==> flow/design.v <==
`timescale 1ns / 1ps
module AHB_MASTER(
                     input             Hclk,
                     input             Hresetn,
                     input [1:0]       Htrans,
                     input [31:0]      Haddr,
                     input [31:0]      Hwdata,
                     input [1:0]       Hburst,
                     input             Hwrite, Hsel, Hready,
                     output reg [31:0]  Haddr_temp,
                     output reg [31:0]  Hwdata_temp,
                     output reg        valid,
                     output reg        Hwrite_temp
                 );
parameter [1:0] IDLE     = 2'b00;
parameter [1:0] BUSY     = 2'b01;
parameter [1:0] ADDRESS  = 2'b10;
parameter [1:0] TRANSFER = 2'b11;
(*MARK_DEBUG = "TRUE"*)(*KEEP = "TRUE"*)reg [1:0] present_state;
(*MARK_DEBUG = "TRUE"*)(*KEEP = "TRUE"*)reg [1:0] next_state;
reg [31:0] addr;
reg [31:0] data;
reg [3:0] count;
reg [3:0] count_next;
always @(posedge Hclk) begin
    if (Hresetn == 1'b0) begin
        addr <= 'b0;
        data <= 'b0;
    end else begin
        if(present_state == ADDRESS || present_state == TRANSFER)
        begin
            addr <= Haddr;
            data <= Hwdata;
        end
    end
end
always @(posedge Hclk) begin
    if (Hresetn == 1'b0) begin
        present_state <= IDLE;
        count <= 4'd0;
    end else begin
        present_state <= next_state;
        count <= count_next;
    end
end
always @* begin
    count_next = count;
    case(present_state)
        IDLE: begin
            if (Hsel && Htrans == 2'b01) begin
                next_state = BUSY;
            end else if (Hsel && (Htrans == 2'b10 || Htrans == 2'b11) && Hready) begin
                next_state = ADDRESS;
            end else begin
                next_state = IDLE;
            end
        end
        BUSY: begin
            if (Hsel && Htrans == 2'b10 && Hready) begin
                next_state = ADDRESS;
            end else if ((Hsel && (Htrans == 2'b01)) || (!Hready)) begin
                next_state = BUSY;
            end else begin
                next_state = IDLE;
            end
        end
        ADDRESS: begin
            if (Hsel && (Htrans == 2'b10 || Htrans == 2'b11) && Hready) begin
                next_state = TRANSFER;
            end else if ((Hsel && (Htrans == 2'b01)) || (!Hready)) begin
                next_state = BUSY;
            end else begin
                next_state = IDLE;   
            end
        end
        TRANSFER: begin
            if (!Hsel || Htrans == 2'b00) begin
                next_state = IDLE;
            end else if ((Htrans == 2'b01) || (!Hready)) begin
                next_state = BUSY;
            end else begin
                case (Hburst)
                    2'b00: next_state = ADDRESS;
                    2'b01: next_state = TRANSFER;
                    2'b10: 
                    begin
                        if(count<=3)
                        begin
                            next_state = TRANSFER;
                            count_next = count+1'b1;
                        end
                        else begin
                            next_state = ADDRESS;
                            count_next = 4'd0;
                        end
                    end
                    2'b11: 
                    begin
                        if(count<=7)
                        begin
                            next_state = TRANSFER;
                            count_next = count+1'b1;
                        end
                        else begin
                            next_state = ADDRESS;
                            count_next = 4'd0;
                        end
                    end
                    default: next_state = IDLE;  
                endcase
            end
        end
        default: begin
            next_state = IDLE;  
        end
    endcase
end
always @(posedge Hclk) begin
    case(present_state)
        IDLE: begin
            valid <= 1'b0;
            Haddr_temp  <= 'b0;
            Hwdata_temp <= 'b0;
            Hwrite_temp <= 1'b0; 
        end
        BUSY: begin
            valid <= valid;
            Haddr_temp  <= Haddr_temp;
            Hwdata_temp <= Hwdata_temp;
            Hwrite_temp <= Hwrite_temp; 
        end
        ADDRESS: begin
            valid <= valid;
            Haddr_temp  <= addr;
            if(Hburst == 2'b00)
            begin
                Hwdata_temp <= data;
                Hwrite_temp <= Hwrite;
            end
            else
            begin
                Hwdata_temp <= Hwdata_temp;
                Hwrite_temp <= Hwrite_temp; 
           end
        end
        TRANSFER: begin
            case (Hburst)
                2'b00: begin
                    valid <= 1'b1;
                    Haddr_temp <= Haddr_temp;
                    Hwdata_temp <= data;
                    Hwrite_temp <= Hwrite; 
                end
                2'b01: begin
                    valid <= 1'b1;
                    Haddr_temp <= Haddr_temp + 1'b1;  
                    Hwdata_temp <= data;  
                    Hwrite_temp <= Hwrite;
                end
                2'b10: begin
                    if (Haddr_temp < (Haddr + 4)) begin
                        valid <= 1'b1;
                        Hwdata_temp <= data;
                        Haddr_temp <=  Haddr_temp + 1'b1;
                        Hwrite_temp <= Hwrite;
                    end else begin
                        valid <= 1'b1;
                        Hwdata_temp <= data;
                        Haddr_temp <=  addr;
                        Hwrite_temp <= Hwrite;
                    end
                end
                2'b11: begin
                    if (Haddr_temp < (Haddr + 8)) begin
                        valid <= 1'b1;
                        Hwdata_temp <= data;
                        Haddr_temp <= Haddr_temp + 1'b1;  
                        Hwrite_temp <= Hwrite;
                    end else begin
                        valid <= 1'b1;
                        Hwdata_temp <= data;
                        Haddr_temp <= addr;                
                        Hwrite_temp <= Hwrite;
                    end
                end
                default: begin
                    valid <= 1'b0;
                    Haddr_temp  <= 'b0;
                    Hwdata_temp <= 'b0;
                    Hwrite_temp <= 'b0; 
                end
            endcase
        end
    endcase
end
endmodule
`timescale 1ns / 1ps
module APB_SLAVE(
input Presetn,
input Pclk,
input [32:0] addr_temp,
input [31:0] data_temp,
input [31:0] Prdata,
input transfer,
input Pready,
output reg    Psel,
output reg [31:0] Paddr,
output reg [31:0] Pdata,
output reg [31:0] rdata_temp,
output reg Pwrite,
output reg Penable
);
reg [2:0] present_state, next_state;
parameter idle  = 2'b01;
parameter setup  = 2'b10;
parameter enable = 2'b11;
always@(posedge Pclk)
begin
  if(!Presetn)
     present_state <= idle;
  else
     present_state <= next_state;
end
always@(*)
begin
next_state = idle;
case(present_state)
idle:
   begin
     if(!transfer)
        next_state = idle;
     else
        next_state = setup;
   end
setup:
    begin      
     if(Psel)
     next_state = enable;
     else
     next_state = idle;
    end
enable:
    begin
     if(Psel)
       if(transfer)
         begin
           if(Pready)
             begin
             next_state = setup;
             end
           else 
             next_state = enable;
         end
     else
       next_state = idle;
   end    
endcase
end
always @(posedge Pclk)
begin
if(!Presetn)
begin
 Psel       <= 1'b0;
 Penable    <= 1'b0;
 Paddr      <= 32'b0;
 Pdata      <= 32'b0;
 rdata_temp <= 32'b0;
 Pwrite     <= 1'b0;
end
else
case(present_state)
idle:
begin
 Psel    <= 1'b1;
 Penable <= 1'b0;
end 
setup:
 Penable <= 1'b0;
enable:
     begin
     if(Psel)
       Penable <= 1'b1;
       if(transfer)
         begin
           if(Pready)
             begin
             Paddr <= addr_temp[31:0];
             Pwrite <= addr_temp[32];
              if(addr_temp[32])
               begin
                 Pdata  <= data_temp;
                 rdata_temp  <= 'b0;
               end
               else
               begin
                 Pdata  <= Pdata;
                 rdata_temp  <= Prdata;
               end  
             end 
             end
end
endcase
end
endmodule
module FIFO_SYNC #(
    parameter WIDTH = 32,
    parameter DEPTH = 16,
    parameter AW    = 4
)(
    input                  clk,
    input                  rst,
    input      [WIDTH-1:0] din,
    input                  wr_en,
    input                  rd_en,
    output reg [WIDTH-1:0] dout,
    output                 full,
    output                 empty
);
reg [WIDTH-1:0] mem [0:DEPTH-1];
reg [AW-1:0]    wptr;
reg [AW-1:0]    rptr;
reg [AW:0]      count;
wire do_wr = wr_en && !full;
wire do_rd = rd_en && !empty;
assign full  = (count == DEPTH);
assign empty = (count == 0);
always @(posedge clk) begin
    if (do_wr)
        mem[wptr] <= din;
end
always @(posedge clk) begin
    if (rst) begin
        wptr  <= {AW{1'b0}};
        rptr  <= {AW{1'b0}};
        count <= {(AW+1){1'b0}};
        dout  <= {WIDTH{1'b0}};
    end else begin
        if (do_wr)
            wptr <= wptr + 1'b1;
        if (do_rd) begin
            rptr <= rptr + 1'b1;
            dout <= mem[rptr];
        end
        case ({do_wr, do_rd})
            2'b10:   count <= count + 1'b1;
            2'b01:   count <= count - 1'b1;
            default: count <= count;
        endcase
    end
end
endmodule
`timescale 1ns / 1ps
module FIFO_CONTROL(
                     input Hclk,
                     input Hresetn,
                     input[31:0]  Haddr_temp,
                     input[31:0]  Hwdata_temp,
                     input       valid,
                     input       Hwrite_temp,
                     input       Pready,
                     output [31:0] data_temp,
                     output [32:0] addr_temp,
                     output transfer,
                     output full
    );
    wire resetn,empty_data, wr_en,rd_en,full_data,full_addr,empty_addr;
    wire [32:0] addr_in;
    FIFO_SYNC #(.WIDTH(32)) F1(
  .rst(resetn),                   
  .clk(Hclk),                
  .din(Hwdata_temp),                   
  .wr_en(wr_en),               
  .rd_en(rd_en),               
  .dout(data_temp),                 
  .full(full_data),                 
  .empty(empty_data)               
);
FIFO_SYNC #(.WIDTH(33)) F2 (
  .rst(resetn),                   
  .clk(Hclk),                
  .din(addr_in),                   
  .wr_en(wr_en),               
  .rd_en(rd_en),               
  .dout(addr_temp),                 
  .full(full_addr),                 
  .empty(empty_addr)               
);
assign full     =  full_data || full_addr;
assign transfer = (!empty_data && !empty_addr);
assign wr_en    =  valid && Hwrite_temp;
assign rd_en    =  transfer && Pready ;
assign addr_in  =  {Hwrite_temp, Haddr_temp};
assign resetn   = !Hresetn;
endmodule
`timescale 1ns / 1ps
module TOP_BRIDGE(
   input Hclk, Hresetn,
                     input [1:0]       Htrans,
                     input [31:0]       Haddr,
                     input [31:0]       Hwdata,
                     input [1:0]       Hburst,
                     input             Hwrite,
                     input             Hsel,
                     input             Pready,
                     input [31:0]      Prdata,
                     output Psel,
                     output [31:0] Paddr,
                     output [31:0] Pdata,
                     output [31:0] rdata_temp,
                     output Pwrite,
                     output Penable
    );
                    wire [31:0]  Haddr_temp;
                    wire [31:0]  Hwdata_temp;
                    wire         valid;
                    wire         Hwrite_temp;
                    wire [31:0]  data_temp;
                    wire [32:0]  addr_temp;
                    wire         transfer;
                    wire         full;
                    wire         Hready;
                    assign Hready = !full;
                    AHB_MASTER AS (
                      .Hclk(Hclk),
                      .Hresetn(Hresetn),
                      .Htrans(Htrans),
                      .Haddr(Haddr),
                      .Hwdata(Hwdata),
                      .Hburst(Hburst),
                      .Hwrite(Hwrite), 
                      .Hsel(Hsel), 
                      .Hready(Hready),
                      .Haddr_temp(Haddr_temp),
                      .Hwdata_temp(Hwdata_temp),
                      .valid(valid),
                      .Hwrite_temp(Hwrite_temp)
                    );  
                    FIFO_CONTROL FC (
                      .Hclk(Hclk), 
                      .Hresetn(Hresetn),
                      .Haddr_temp(Haddr_temp),
                      .Hwdata_temp(Hwdata_temp),
                      .valid(valid),
                      .Hwrite_temp(Hwrite_temp),
                      .Pready(Pready),
                     .data_temp(data_temp),
                     .addr_temp(addr_temp),
                     .transfer(transfer),
                     .full(full)
                    );
                    APB_SLAVE AM (
                    .Presetn(Hresetn),
                    .Pclk(Hclk),
                    .addr_temp(addr_temp),
                    .data_temp(data_temp),
                    .Prdata(Prdata),
                    .transfer(transfer),
                    .Pready(Pready),
                    .Psel(Psel),
                    .Paddr(Paddr),
                    .Pdata(Pdata),
                    .rdata_temp(rdata_temp),
                    .Pwrite(Pwrite),
                    .Penable(Penable)
                    );
endmodule
Step by step through the tools: TOP_BRIDGE --
The steps from the RTL of TOP_BRIDGE to its reports follow in flow order. Lines are those of the file above, counted from 1. Cell names lack the library's common part. A cell with n/a has no value.
Inputs: design top TOP_BRIDGE, clock port Hclk, cell library sky130hd, corner tt_025C_1v80

After elaboration --
Yosys after proc, flatten, opt, wreduce and memory -nomap, before mapping. Memory bits, and registers merged into a memory's read port (data or address), are not among the register bits. Print and check cells are not counted. Yosys's memory passes give these memory sizes; they may raise the number of words (mostly to a power of two), join words into wider ones and drop unused or constant bits.
Operators by class: add/sub/neg operators 12, $lt $le $gt $ge 4, equal/unequal tests 24, muxes and demuxes 46, bitwise gates (word level) 2, reductions and logical operators 45
Operators with widths (count):
- parallel mux 32 bit (select 3 bit) | 3
- 2-to-1 mux 32 bit | 6
- < comparator 32 bit | 2
- 2-to-1 mux 33 bit | 1
- adder 32 x 1 -> 32 bit (second input constant) | 1
- adder 32 x 3 -> 32 bit (second input constant) | 1
- adder 32 x 4 -> 32 bit (second input constant) | 1
- 2-to-1 mux 4 bit | 7
- adder 4 x 1 -> 4 bit (second input constant) | 5
- parallel mux 5 bit (select 2 bit) | 2
- == test 2 bit (second input constant) | 8
- parallel mux 2 bit (select 4 bit) | 2
- 2-to-1 mux 2 bit | 8
- logical AND 1 bit | 12
- == test 2 x 1 -> 1 bit (second input constant) | 5
- inequality test 2 bit (second input constant) | 5
- adder 5 x 1 -> 5 bit (second input constant) | 2
- subtractor 5 x 1 -> 5 bit (second input constant) | 2
- == test 5 bit (second input constant) | 2
- zero test 5 bit | 2
- 2-to-1 mux 1 bit | 10
- parallel mux 3 bit (select 3 bit) | 1
- zero test 1 bit | 8
- AND reduction 4 bit | 2
- parallel mux 4 bit (select 2 bit) | 1
- logical OR 1 bit | 6
- zero test 2 bit | 3
- AND reduction 2 bit | 3
Other operator kinds: 14; their cells: 22.
Bit counts: register bits after elaboration 264, bits in writable memories 1040, word width x clocked read ports 65, memories 2, input bits 105, output and inout bits 99, cells after elaboration 156
Memories:
- FC.F2.mem | depth 16, bits a word 33, rd ports 1, wr ports 1, line 319 | reg [WIDTH-1:0] mem [0:DEPTH-1];
- FC.F1.mem | depth 16, bits a word 32, rd ports 1, wr ports 1, line 319

Depth --
Yosys ltp: most cells in a row. Word level: on the elaborated netlist, between registers, memories and ports. Mapped: between sequential cells and ports; inverters and the memories' decode and read muxes count.
Logic depth: depth in word-level cells 7, ABC_AREA 1, depth in mapped cells 25, depth with buffers taken out 24

Mapped cells and area --
Source: synth_stat.txt of the flow (Yosys; design flattened, memories mapped). It holds for the ABC_AREA given above (unset counts as 0); a run with the other value may have another netlist.
Synthesis totals: cells in the netlist 5063, cell area after synthesis 56414.1 um^2, sequential part of the area 38516.9 um^2, flip-flops 1371, buffers 311
Cells by type:
- edfxtp_1 | count 1106, total area 3.32E+04 um^2
- dfxtp_1 | count 265, total area 5.31E+03 um^2
- o21ai_0 | count 798, total area 3993.83 um^2
- nor2_1 | count 820, total area 3.08E+03 um^2
- o22ai_1 | count 307, total area 1.92E+03 um^2
- nand2_1 | count 374, total area 1.4E+03 um^2
- a21oi_1 | count 271, total area 1.36E+03 um^2
- inv_1 | count 283, total area 1.06E+03 um^2
- ha_1 | count 83, total area 1.04E+03 um^2
- clkbuf_1 | count 259, total area 972.182 um^2
- nand3_1 | count 146, total area 730.701 um^2
- xor2_1 | count 48, total area 420.403 um^2
- o21ai_1 | count 59, total area 295.283 um^2
- o21bai_1 | count 35, total area 262.752 um^2
- buf_2 | count 35, total area 175.168 um^2
- xnor2_1 | count 20, total area 175.168 um^2
- nand4_1 | count 24, total area 150.144 um^2
- o32ai_1 | count 16, total area 140.134 um^2
Other cell types: 24; their cells: 114.

Timing after synthesis --
Source: OpenSTA report_checks on the synthesized netlist (no wires, ideal clock, input and output delay 20% of the period each), path of least setup slack; recovery checks are left aside. Register names are those of the netlist, which keeps one name where synthesis merged equal registers.
Timing after synthesis: path type input -> register, start point input port Haddr[3], end point register AS.Haddr_temp[12], clock period 5.0 ns, external input delay 1.000 ns, library setup time 0.254 ns, time at the first pin 1.000 ns, arrival time 3.716 ns, data required time 4.746 ns, path slack 1.031 ns, delay of the path 2.970 ns, stages on the path 24, period reached after synthesis 3.969 ns
"delay of the path" = arrival - input delay + setup time. "stages on the path": output pins that drive a net of the path, with the launching flip-flop's if there is one; two outputs of one cell count as two. "period reached after synthesis" = period - worst setup slack (recovery checks aside). The figure is calculated, with input and output delays left at 20% of the set period. The rows between start and end are the longest chain of elaborated cells between them; the timing report does not say that the signal goes this way. Where chains are equally long, one stands for them. A line is the first line of the expression or statement that the cell stems from. Yosys adds cells for indexed reads and writes and turns some case tables into memories. At most two assigning lines are given for a register; there are more.
On the way, after synthesis: cells stage by stage ha_1 -> nand2_1 -> nor2_1 -> nand2_2 -> nor2_2 -> inv_2 -> nor2_4 -> nand3_4 -> nor2_4 -> nand2_2 -> nor3_2 -> xnor2_1 -> ha_1 -> nand2_1 -> nor2_1 -> nand4_1 -> a21oi_1 -> nor2_2 -> nand2_2 -> nand2_2 -> buf_2 -> nand3_1 -> nand3_1 -> nand2_1, cells in the longest elaborated chain 5
Ends and longest elaborated chain, after synthesis:
- start, declared | line 399 | input [31:0]       Haddr,
- adder 32 x 4 -> 32 bit | line 174 | if (Haddr_temp < (Haddr + 8)) begin
- < comparator 32 bit | line 174
- 2-to-1 mux 32 bit | line 174
- parallel mux 32 bit (select 3 bit) | line 147 | case (Hburst)
- parallel mux 32 bit (select 3 bit) | line 119 | case(present_state)
- end, assigned | line 128 | Haddr_temp  <= Haddr_temp;
- end, assigned | line 134 | Haddr_temp  <= addr;
- end, declared | line 10 | output reg [31:0]  Haddr_temp,

Timing after layout --
From the final timing report of run 1: the path of least setup slack in the routed layout; clock arrival at registers is part of the times.
Timing post-layout: path type input -> register, start point input port Haddr[14], end point register AS.Haddr_temp[29], clock period 7.85 ns, external input delay 1.57 ns, library setup time 0.24 ns, time at the first pin 1.57 ns, arrival time 6.17 ns, data required time 8.37 ns, path slack 2.19 ns, stages on the path 20
The rows between start and end are the longest chain of elaborated cells between them; the timing report does not say that the signal goes this way. Where chains are equally long, one stands for them. At most two assigning lines are given for a register; there are more.
On the way, post-layout: cells stage by stage clkdlybuf4s50_1 -> inv_1 -> nor4_1 -> nand2_1 -> nor3_1 -> nand4_1 -> xor2_1 -> ha_1 -> nand2_1 -> nor2_1 -> nand4_1 -> nor4_1 -> nand2_2 -> nand2_2 -> nand2_2 -> nand2_2 -> buf_4 -> nand2_1 -> nand3_1 -> nand2_1, cells in the longest elaborated chain 5
Ends and longest elaborated chain, post-layout:
- start, declared | line 399 | input [31:0]       Haddr,
- adder 32 x 4 -> 32 bit | line 174 | if (Haddr_temp < (Haddr + 8)) begin
- < comparator 32 bit | line 174
- 2-to-1 mux 32 bit | line 174
- parallel mux 32 bit (select 3 bit) | line 147 | case (Hburst)
- parallel mux 32 bit (select 3 bit) | line 119 | case(present_state)
- end, assigned | line 128 | Haddr_temp  <= Haddr_temp;
- end, assigned | line 134 | Haddr_temp  <= addr;
- end, declared | line 10 | output reg [31:0]  Haddr_temp,

Subject: TOP_BRIDGE on sky130hd, stored results

Hello all,

Measured results for TOP_BRIDGE: 3 stored runs of the Yosys and OpenROAD flow on sky130hd. The settings differ; the order carries no meaning. The constraints put input and output delay at 20% of the set period each and load the outputs with 0.01 pF.
"worst path time" means the part of the period allowed to the worst setup path (the constraints hold back 20% at inputs and 20% at outputs) less its slack; where the path has registers, the arrival times of their clocks count too.
By "power consumption" is meant OpenSTA's value without simulated activity: inputs other than the clock are taken to toggle once in ten clock periods, and the tool carries that through the logic.

[run 1] flow files
==> flow/run.sh <==
#!/bin/bash
# the make line also repeats the synthesis and layout settings of config.mk as NAME=value (left out here)
make -C /OpenROAD-flow-scripts/flow DESIGN_CONFIG=/design/flow/config.mk WORK_HOME=/design/flow/orfs CLKGATE_MAP_FILE= finish
==> flow/config.mk <==
export PLATFORM = sky130hd
export DESIGN_NAME = TOP_BRIDGE
export DESIGN_NICKNAME = TOP_BRIDGE
export VERILOG_FILES = /design/flow/design.v
export SDC_FILE = /design/flow/constraint.sdc
export NUM_CORES = 4
export LEC_CHECK = 0
export ABC_AREA = 1
export CAP_MARGIN = 25
export CORE_ASPECT_RATIO = 1.33
export CORE_MARGIN = 6
export CORE_UTILIZATION = 38
export CTS_CLUSTER_DIAMETER = 155
export GPL_ROUTABILITY_DRIVEN = 0
export GPL_TIMING_DRIVEN = 0
export MAX_ROUTING_LAYER = met5
export MIN_ROUTING_LAYER = met1
export PLACE_DENSITY_LB_ADDON = 0.21
export SLEW_MARGIN = 20
export TNS_END_PERCENT = 55
==> flow/constraint.sdc <==
create_clock -name core_clock -period 7.85 [get_ports {Hclk}]
set_input_delay 1.5700 -clock core_clock [delete_from_list [all_inputs] [get_ports {Hclk}]]
set_output_delay 1.5700 -clock core_clock [all_outputs]
set_load 0.01 [all_outputs]

[run 1] result: utilization after routing 45.5 %; lowest hold slack 0.446 ns; worst path time 4.09 ns; critical path type input -> register; power consumption 0.015101 W; overall die area 157943.0 um^2; area of the synthesized netlist 56414.1 um^2; standard-cell area after layout 66900.4 um^2; worst setup slack after layout 2.194 ns

[run 2] flow files
==> flow/run.sh <==
#!/bin/bash
# the make line also repeats the synthesis and layout settings of config.mk as NAME=value (left out here)
make -C /OpenROAD-flow-scripts/flow DESIGN_CONFIG=/design/flow/config.mk WORK_HOME=/design/flow/orfs CLKGATE_MAP_FILE= finish
==> flow/config.mk <==
export PLATFORM = sky130hd
export DESIGN_NAME = TOP_BRIDGE
export DESIGN_NICKNAME = TOP_BRIDGE
export VERILOG_FILES = /design/flow/design.v
export SDC_FILE = /design/flow/constraint.sdc
export NUM_CORES = 4
export LEC_CHECK = 0
export ABC_AREA = 1
export CAP_MARGIN = 20
export CELL_PAD_IN_SITES_GLOBAL_PLACEMENT = 0
export CORE_MARGIN = 2
export CORE_UTILIZATION = 21
export CTS_CLUSTER_SIZE = 77
export HOLD_SLACK_MARGIN = -0.0
export MIN_ROUTING_LAYER = met1
export PLACE_DENSITY = 0.36
export SETUP_SLACK_MARGIN = 1.11
export SLEW_MARGIN = 40
==> flow/constraint.sdc <==
create_clock -name core_clock -period 7.41 [get_ports {Hclk}]
set_input_delay 1.4820 -clock core_clock [delete_from_list [all_inputs] [get_ports {Hclk}]]
set_output_delay 1.4820 -clock core_clock [all_outputs]
set_load 0.01 [all_outputs]

[run 2] result: utilization after routing 25.6 %; lowest hold slack 0.445 ns; worst path time 4.15 ns; critical path type input -> register; power consumption 0.017022 W; overall die area 272803.0 um^2; area of the synthesized netlist 56414.1 um^2; standard-cell area after layout 68403.1 um^2; worst setup slack after layout 1.776 ns

[run 3] flow files
==> flow/run.sh <==
#!/bin/bash
# the make line also repeats the synthesis and layout settings of config.mk as NAME=value (left out here)
make -C /OpenROAD-flow-scripts/flow DESIGN_CONFIG=/design/flow/config.mk WORK_HOME=/design/flow/orfs CLKGATE_MAP_FILE= finish
==> flow/config.mk <==
export PLATFORM = sky130hd
export DESIGN_NAME = TOP_BRIDGE
export DESIGN_NICKNAME = TOP_BRIDGE
export VERILOG_FILES = /design/flow/design.v
export SDC_FILE = /design/flow/constraint.sdc
export NUM_CORES = 4
export LEC_CHECK = 0
export ABC_AREA = 1
export CAP_MARGIN = 20
export CORE_MARGIN = 2
export CORE_UTILIZATION = 38
export CTS_CLUSTER_DIAMETER = 155
export GPL_TIMING_DRIVEN = 0
export PLACE_DENSITY_LB_ADDON = 0.06
export SLEW_MARGIN = 20
==> flow/constraint.sdc <==
create_clock -name core_clock -period 3.4 [get_ports {Hclk}]
set_input_delay 0.6800 -clock core_clock [delete_from_list [all_inputs] [get_ports {Hclk}]]
set_output_delay 0.6800 -clock core_clock [all_outputs]
set_load 0.01 [all_outputs]

[run 3] result: utilization after routing 46.3 %; lowest hold slack 0.238 ns; worst path time 3.38 ns; critical path type register -> register; power consumption 0.035744 W; overall die area 151554.0 um^2; area of the synthesized netlist 56414.1 um^2; standard-cell area after layout 68243.0 um^2; worst setup slack after layout 0.021 ns

Thanks
